==> flow/design.v <==
`timescale 1ns/100ps
module mult(
	input 			clk,				
	input 			rst_n,				
	input 			pipe_flush,				
	input 	[63:0] 	a,				
	input 	[63:0] 	b,				
	output 	[63:0] 	result				
);
	wire [63:0] result_tmp;
	reg [63:0] pipe_reg_0;
	reg [63:0] pipe_reg_1;
	assign result_tmp = a*b;
	assign result = pipe_reg_1;
	always@(posedge clk or negedge rst_n) begin
		if(~rst_n) begin
			pipe_reg_0 <= 0;
			pipe_reg_1 <= 0;
		end
		else if(pipe_flush) begin
			pipe_reg_0 <= 0;
			pipe_reg_1 <= 0;
		end
		else begin
			pipe_reg_0 <= result_tmp;
			pipe_reg_1 <= pipe_reg_0;
		end
	end
endmodule  
`timescale 1ns/100ps
module mult_top(
	input 							clk, 
	input							rst_n,
	input							pipe_flush,
	input 			[32-1:0] 	mcand,
	input 			[32-1:0] 	mplier,
	input 			[4:0]	 		func,
	output logic 	[32-1:0] 	result
);
	localparam [4:0] ALU_ADD    = 5'h00;
	localparam [4:0] ALU_MUL    = 5'h0a;
	localparam [4:0] ALU_MULH   = 5'h0b;
	localparam [4:0] ALU_MULHSU = 5'h0c;
	localparam [4:0] ALU_MULHU  = 5'h0d;
	logic [32-1:0] mcand_in, mplier_in;
    logic signed [32-1:0] signed_mcand_in, signed_mplier_in;
    logic [2*32-1:0] product_out;
	logic signed [2*32-1:0] signed_product_out;
	logic [4:0] func_d0;
	logic [4:0] func_d1;
	assign mcand_in = mcand;
    assign mplier_in = mplier;
    assign signed_mcand_in = mcand;
    assign signed_mplier_in = mplier;
	always@(posedge clk or negedge rst_n) begin 
		if(~rst_n)begin 
			func_d0 <= ALU_ADD;
			func_d1 <= ALU_ADD;
		end
		else if(pipe_flush)begin
			func_d0 <= ALU_ADD;
			func_d1 <= ALU_ADD;
		end
		else begin
			func_d0 <= func;
			func_d1 <= func_d0;
		end
	end
    always_comb begin
        case(func_d1)
            ALU_MUL:	begin
            	result = signed_product_out[32-1:0];
            end    
            ALU_MULH:	begin
            	result = signed_product_out[2*32-1:32];
            end   
            ALU_MULHSU:	begin
            	result = product_out[2*32-1:32];
            end
            ALU_MULHU:	begin
            	result = product_out[2*32-1:32];
            end  
            default:	begin
            	result = 32'hfacebeec;   
            end    
        endcase
    end
	mult u_mult_signed(
		.clk(clk),
		.rst_n(rst_n),
		.pipe_flush(pipe_flush),
		.a({{32{signed_mcand_in[31]}},signed_mcand_in}),
		.b({{32{signed_mplier_in[31]}},signed_mplier_in}),
		.result(signed_product_out)
	);
	mult u_mult_unsigned(
		.clk(clk),
		.rst_n(rst_n),
		.pipe_flush(pipe_flush),
		.a({{32{mcand_in[31] & (func == ALU_MULHSU)}},mcand_in}),
		.b({32'b0,mplier_in}),
		.result(product_out)
	);
endmodule
Hand-over note for mult_top

Step by step through the tools: mult_top --
Module mult_top before and after one edit of its RTL, step after step. Lines under "original" count in the file above, lines under "edited" in the edited file. "difference" is "edited" less "original", of the values as shown; "rel. change" is that difference over "original", in percent. Operators: Yosys type, input widths -> output width; for muxes data width and select width s. Cell names lack the library's common part. The mark -- stands for no value.
Set-up: top mult_top, clock port clk, standard-cell library sky130hd, corner tt_025C_1v80

The edit --
The edit as a unified diff against the file above. A script made this edit. It changes what the design does and was not meant as an optimisation.
begin of diff
@@ -53,10 +53,6 @@
     assign signed_mcand_in = mcand;
     assign signed_mplier_in = mplier;
-	always@(posedge clk or negedge rst_n) begin 
-		if(~rst_n)begin 
-			func_d0 <= ALU_ADD;
-			func_d1 <= ALU_ADD;
-		end
-		else if(pipe_flush)begin
+	always@(posedge clk) begin 
+		if(pipe_flush)begin
 			func_d0 <= ALU_ADD;
 			func_d1 <= ALU_ADD;
end of diff

Word level --
Counts by Yosys on the flattened word-level netlist (proc, flatten, opt, wreduce; memories kept). Register bits leave out memories and registers merged into their read ports (data or address); mux counts leave out enables and synchronous resets folded into registers. Print and check cells are left out. Cells with the same type and inputs are merged into one.
Operators by class:
- reductions and logical operators | original 1, edited 1, difference 0, rel. change 0.00%
- bitwise operators | original 1, edited 1, difference 0, rel. change 0.00%
- equality and inequality tests | original 5, edited 5, difference 0, rel. change 0.00%
- $mul | original 2, edited 2, difference 0, rel. change 0.00%
- muxes and demuxes | original 7, edited 5, difference -2, rel. change -28.57%
Operators with widths:
- $mux 5 | original 2, edited 0, difference -2, rel. change -100.00%
- $eq 5x4->1 const B | original 5, edited 5, difference 0, rel. change 0.00%
- $mux 64 | original 4, edited 4, difference 0, rel. change 0.00%
- $and 1x1->1 | original 1, edited 1, difference 0, rel. change 0.00%
- $mul 32x32->64 | original 1, edited 1, difference 0, rel. change 0.00%
- $mul 33x33->64 | original 1, edited 1, difference 0, rel. change 0.00%
- $pmux 32 s3 | original 1, edited 1, difference 0, rel. change 0.00%
- $reduce_or 2->1 | original 1, edited 1, difference 0, rel. change 0.00%
Bit counts:
- flip-flop bits (word level) | original 266, edited 266, difference 0, rel. change 0.00%
- input port bits | original 72, edited 72, difference 0, rel. change 0.00%
- elaborated cells | original 22, edited 20, difference -2, rel. change -9.09%
- output and inout bits | original 32, edited 32, difference 0, rel. change 0.00%

Logic depth --
Yosys ltp: most cells in a row. Word level: on the elaborated netlist, between registers, memories and ports. Mapped: between sequential cells and ports; inverters and the memories' decode and read muxes count.
Depth:
- depth after elaboration | original 4, edited 4, difference 0, rel. change 0.00%
- ABC_AREA | original 0, edited 0
- gate-level depth with buffers | original 30, edited 30, difference 0, rel. change 0.00%
- gate-level depth less buffers | original 28, edited 28, difference 0, rel. change 0.00%

Synthesis result --
The flow's flattened synthesis, as Yosys stat reports it; memories are mapped. The netlist is that of the ABC_AREA named above (0 if unset); the other value can give another one.
Cell types:
- dfrtp_1 | original 202, edited 192, difference -10, rel. change -4.95%
- dfxtp_1 | original 0, edited 10, difference +10
- clkbuf_1 | original 254, edited 245, difference -9, rel. change -3.54%
- o21ai_0 | original 75, edited 67, difference -8, rel. change -10.67%
- nand3_1 | original 35, edited 27, difference -8, rel. change -22.86%
- a221oi_1 | original 10, edited 2, difference -8, rel. change -80.00%
- nand2_1 | original 695, edited 702, difference +7, rel. change +1.01%
- a21o_1 | original 66, edited 73, difference +7, rel. change +10.61%
- nand2b_1 | original 17, edited 10, difference -7, rel. change -41.18%
- xor2_1 | original 35, edited 40, difference +5, rel. change +14.29%
- nor3_1 | original 21, edited 16, difference -5, rel. change -23.81%
- o21a_1 | original 11, edited 6, difference -5, rel. change -45.45%
- buf_2 | original 6, edited 1, difference -5, rel. change -83.33%
- a31o_2 | original 3, edited 8, difference +5, rel. change +166.67%
- a221o_1 | original 1, edited 6, difference +5, rel. change +500.00%
- nor2_1 | original 126, edited 123, difference -3, rel. change -2.38%
- xnor2_1 | original 97, edited 94, difference -3, rel. change -3.09%
- buf_1 | original 7, edited 4, difference -3, rel. change -42.86%
Not every row of either side is listed.
Synthesis totals:
- mapped area (mm^2) | original 0.0752184, edited 0.0750495, difference -0.0001689, rel. change -0.22%
- sequential area (mm^2) | original 0.0050548, edited 0.0050048, difference -0.0000500, rel. change -0.99%
- flip-flop cells | original 202, edited 202, difference 0, rel. change 0.00%
- buffer cells | original 268, edited 258, difference -10, rel. change -3.73%
- standard cells after synthesis | original 7586, edited 7550, difference -36, rel. change -0.47%
By module: a second synthesis without flattening, with its own total; a netlist apart from the flattened one above.
Second synthesis, totals:
- cell total of the unflattened synthesis | original 14939, edited 14945, difference +6, rel. change +0.04%
- area total of the unflattened synthesis (mm^2) | original 0.1358165, edited 0.1359554, difference +0.0001389, rel. change +0.10%
Rows give one instance, submodules left out.
Modules, original:
- mult | seq. area 0.0032031 mm^2, cells 7419, area 0.0673834 mm^2, times used 2
- mult_top | seq. area 0.0002502 mm^2, cells 101, area 0.0010498 mm^2, times used 1
Modules, edited:
- mult | seq. area 0.0032031 mm^2, cells 7422, area 0.0673921 mm^2, times used 2
- mult_top | seq. area 0.0002002 mm^2, cells 101, area 0.0011711 mm^2, times used 1

Path before layout --
Source: OpenSTA report_checks on the synthesized netlist (no wires, ideal clock, input and output delay 20% of the period each), path of least setup slack; recovery checks are left aside. Register names are those of the netlist, which keeps one name where synthesis merged equal registers.
Path after synthesis:
- kind | original input to register, edited input to register
- from | original in func[0], edited in func[1]
- to | original reg u_mult_unsigned.pipe_reg_0[58], edited reg u_mult_unsigned.pipe_reg_0[62]
- period (ps) | original 13000, edited 13000, difference 0, rel. change 0.00%
- buffers on the path | original 1, edited 2, difference +1, rel. change +100.00%
- library setup time (ps) | original 128, edited 125, difference -3
- external input delay (ps) | original 2600, edited 2600, difference 0, rel. change 0.00%
- delay of the path (ps) | original 8132, edited 8153, difference +21, rel. change +0.26%
- data arrival time (ps) | original 10604, edited 10628, difference +24, rel. change +0.23%
- path slack (ps) | original 2268, edited 2247, difference -21
- stages | original 26, edited 27, difference +1, rel. change +3.85%
- data required time (ps) | original 12872, edited 12875, difference +3, rel. change +0.02%
- time at the first pin (ps) | original 2600, edited 2600, difference 0, rel. change 0.00%
- synthesis period reached (ps) | original 10732, edited 10753, difference +21, rel. change +0.20%
"delay of the path" is the arrival time less input delay plus setup time. "stages": output pins that drive a net of the path, with the launching flip-flop's if there is one; two outputs of one cell count as two. "synthesis period reached" is the clock period less the worst setup slack; recovery checks do not enter. This is arithmetic on one report: input and output delays are still those of the set period (20% each). Between the ends stands the longest chain of elaborated cells between them, by number of cells; it is not shown to be the way that was timed. Of several equally long chains one is given. A line is the first line of the expression or statement that the cell stems from. Yosys adds cells for indexed reads and writes and turns some case tables into memories. A register here has more assigning lines than the two given.
On the way, after synthesis, original: cells stage by stage nand4b_1 > nor3_1 > clkbuf_1 > nand2_1 > fa_1 > inv_1 > fa_1 > inv_1 > fa_1 > fa_1 > inv_1 > fa_1 > fa_1 > fa_1 > fa_1 > ha_1 > a21oi_1 > o21ai_0 > a221oi_1 > o211ai_1 > a2111oi_2 > or3_4 > a21oi_2 > or2_4 > a31oi_4 > mux2_1, cells in the longest elaborated chain 4, elaborated cells on any way between the ends 4, RTL lines with such cells 3, classes of those cells mul: 1; eq/ne: 1; mux: 1; logic: 1
Ends and longest elaborated chain, after synthesis, original:
- start, declared | RTL line 37 | input [4:0] func,
- $eq 5x4->1 | RTL line 100 | .a({{32{mcand_in[31] & (func == ALU_MULHSU)}},mcand_in}),
- $and 1x1->1 | RTL line 100
- $mul 33x33->64 | RTL line 13 | assign result_tmp = a*b;
- $mux 64 | RTL line 20 | else if(pipe_flush) begin
- end, assigned | RTL line 21 | pipe_reg_0 <= 0;
- end, assigned | RTL line 25 | pipe_reg_0 <= result_tmp;
- end, declared | RTL line 11 | reg [63:0] pipe_reg_0;
On the way, after synthesis, edited: cells stage by stage nor4b_1 > and3_1 > clkbuf_1 > clkbuf_1 > nand2_1 > fa_1 > inv_1 > fa_1 > inv_1 > fa_1 > fa_1 > inv_1 > fa_1 > fa_1 > fa_1 > fa_1 > ha_1 > a21o_1 > a21oi_1 > nor2b_1 > a311o_1 > a221o_1 > o211a_1 > o21ai_1 > nand2_1 > a31oi_1 > mux2_2, cells in the longest elaborated chain 4, elaborated cells on any way between the ends 4, RTL lines with such cells 3, classes of those cells mul: 1; eq/ne: 1; mux: 1; logic: 1
Ends and longest elaborated chain, after synthesis, edited:
- start, declared | RTL line 37 | input [4:0] func,
- $eq 5x4->1 | RTL line 96 | .a({{32{mcand_in[31] & (func == ALU_MULHSU)}},mcand_in}),
- $and 1x1->1 | RTL line 96
- $mul 33x33->64 | RTL line 13 | assign result_tmp = a*b;
- $mux 64 | RTL line 20 | else if(pipe_flush) begin
- end, assigned | RTL line 21 | pipe_reg_0 <= 0;
- end, assigned | RTL line 25 | pipe_reg_0 <= result_tmp;
- end, declared | RTL line 11 | reg [63:0] pipe_reg_0;

Path in the finished layout --
From the final timing report of the runs of pair A: the path of least setup slack in the routed layout; clock arrival at registers is part of the times. The path's times are printed in steps of 10 ps; the period is the one set.
Path after layout:
- kind | original input to register, edited input to register
- from | original in mcand[15], edited in mplier[4]
- to | original reg u_mult_unsigned.pipe_reg_0[45], edited reg u_mult_signed.pipe_reg_0[57]
- data arrival time (ps) | original 12540, edited 11980, difference -560, rel. change -4.47%
- external input delay (ps) | original 2600, edited 2600, difference 0, rel. change 0.00%
- path slack (ps) | original 810, edited 1360, difference +550
- library setup time (ps) | original 140, edited 160, difference +20
- time at the first pin (ps) | original 2600, edited 2600, difference 0, rel. change 0.00%
- period (ps) | original 13000, edited 13000, difference 0, rel. change 0.00%
- buffers on the path | original 2, edited 2, difference 0, rel. change 0.00%
- stages | original 28, edited 26, difference -2, rel. change -7.14%
- data required time (ps) | original 13350, edited 13330, difference -20, rel. change -0.15%
Between the ends stands the longest chain of elaborated cells between them, by number of cells; it is not shown to be the way that was timed. Of several equally long chains one is given. A register here has more assigning lines than the two given.
On the way, after layout, original: cells stage by stage clkdlybuf4s50_1 > buf_4 > and2_1 > inv_1 > fa_1 > inv_1 > fa_1 > inv_1 > fa_1 > fa_1 > inv_1 > fa_1 > fa_1 > fa_1 > inv_1 > fa_1 > inv_1 > ha_1 > a21oi_1 > o211ai_1 > nor4b_1 > nand4_1 > a221oi_1 > a21oi_1 > nand3_1 > o21ai_0 > xnor2_1 > nor2_1, cells in the longest elaborated chain 2, elaborated cells on any way between the ends 2, RTL lines with such cells 2, classes of those cells mul: 1; mux: 1
Ends and longest elaborated chain, after layout, original:
- start, declared | RTL line 35 | input [32-1:0] mcand,
- $mul 33x33->64 | RTL line 13 | assign result_tmp = a*b;
- $mux 64 | RTL line 20 | else if(pipe_flush) begin
- end, assigned | RTL line 21 | pipe_reg_0 <= 0;
- end, assigned | RTL line 25 | pipe_reg_0 <= result_tmp;
- end, declared | RTL line 11 | reg [63:0] pipe_reg_0;
On the way, after layout, edited: cells stage by stage clkdlybuf4s50_1 > buf_4 > and2_1 > inv_1 > fa_1 > fa_1 > fa_1 > fa_1 > inv_1 > fa_1 > inv_1 > fa_1 > inv_1 > fa_1 > fa_1 > ha_1 > nand2_1 > nor2_1 > a221o_1 > o31ai_1 > a31oi_1 > o2111ai_1 > a21oi_1 > o21ai_0 > a21oi_1 > nor3b_1, cells in the longest elaborated chain 2, elaborated cells on any way between the ends 2, RTL lines with such cells 2, classes of those cells mul: 1; mux: 1
Ends and longest elaborated chain, after layout, edited:
- start, declared | RTL line 36 | input [32-1:0] mplier,
- $mul 32x32->64 | RTL line 13 | assign result_tmp = a*b;
- $mux 64 | RTL line 20 | else if(pipe_flush) begin
- end, assigned | RTL line 21 | pipe_reg_0 <= 0;
- end, assigned | RTL line 25 | pipe_reg_0 <= result_tmp;
- end, declared | RTL line 11 | reg [63:0] pipe_reg_0;

Measured runs --
Both versions went through the flow (Yosys, OpenROAD) with the same settings in each pair. Constraints: input delay and output delay 20% of the set period each, output load 0.01 pF.
Flow settings, pair A: CORE_UTILIZATION 40, period_ns 13.0, CAP_MARGIN 20, CORE_MARGIN 2, SLEW_MARGIN 20
Measured results, pair A:
- final worst hold slack (ps) | original 452, edited 434, difference -18
- synthesis area (mm^2) | original 0.0752184, edited 0.0750495, difference -0.0001689, rel. change -0.22%
- setup slack of the critical path (ps) | original 811, edited 1357, difference +546
- total negative slack (ps) | original 0, edited 0, difference 0
- standard-cell area after layout (mm^2) | original 0.0799329, edited 0.079759, difference -0.0001739, rel. change -0.22%
- post-route utilization (%) | original 42.7, edited 42.9, difference +0.2
- die footprint (mm^2) | original 0.191529, edited 0.191104, difference -0.000425, rel. change -0.22%
- period reached (ps) | original 12189, edited 11643, difference -546, rel. change -4.48%
Flow settings, pair B: ABC_AREA 1, CELL_PAD_IN_SITES_DETAIL_PLACEMENT 1, CORE_UTILIZATION 21, CTS_CLUSTER_SIZE 74, GPL_ROUTABILITY_DRIVEN 0, HOLD_SLACK_MARGIN 0.29, MIN_ROUTING_LAYER met2, PLACE_DENSITY_LB_ADDON 0.21, SETUP_SLACK_MARGIN -0.86, SLEW_MARGIN 20, TNS_END_PERCENT 15, period_ns 11.2, CAP_MARGIN 20, CORE_MARGIN 2
Measured results, pair B:
- final worst hold slack (ps) | original 448, edited 402, difference -46
- synthesis area (mm^2) | original 0.078479, edited 0.0796389, difference +0.0011599, rel. change +1.48%
- setup slack of the critical path (ps) | original 577, edited 399, difference -178
- total negative slack (ps) | original 0, edited 0, difference 0
- standard-cell area after layout (mm^2) | original 0.0865905, edited 0.087614, difference +0.0010235, rel. change +1.18%
- post-route utilization (%) | original 23.3, edited 23.2, difference -0.1
- die footprint (mm^2) | original 0.378613, edited 0.384177, difference +0.005564, rel. change +1.47%
- period reached (ps) | original 10623, edited 10801, difference +178, rel. change +1.68%
"period reached" means the clock period less the worst setup slack. The figure is calculated, with input and output delays left at 20% of the set period.

End of note.
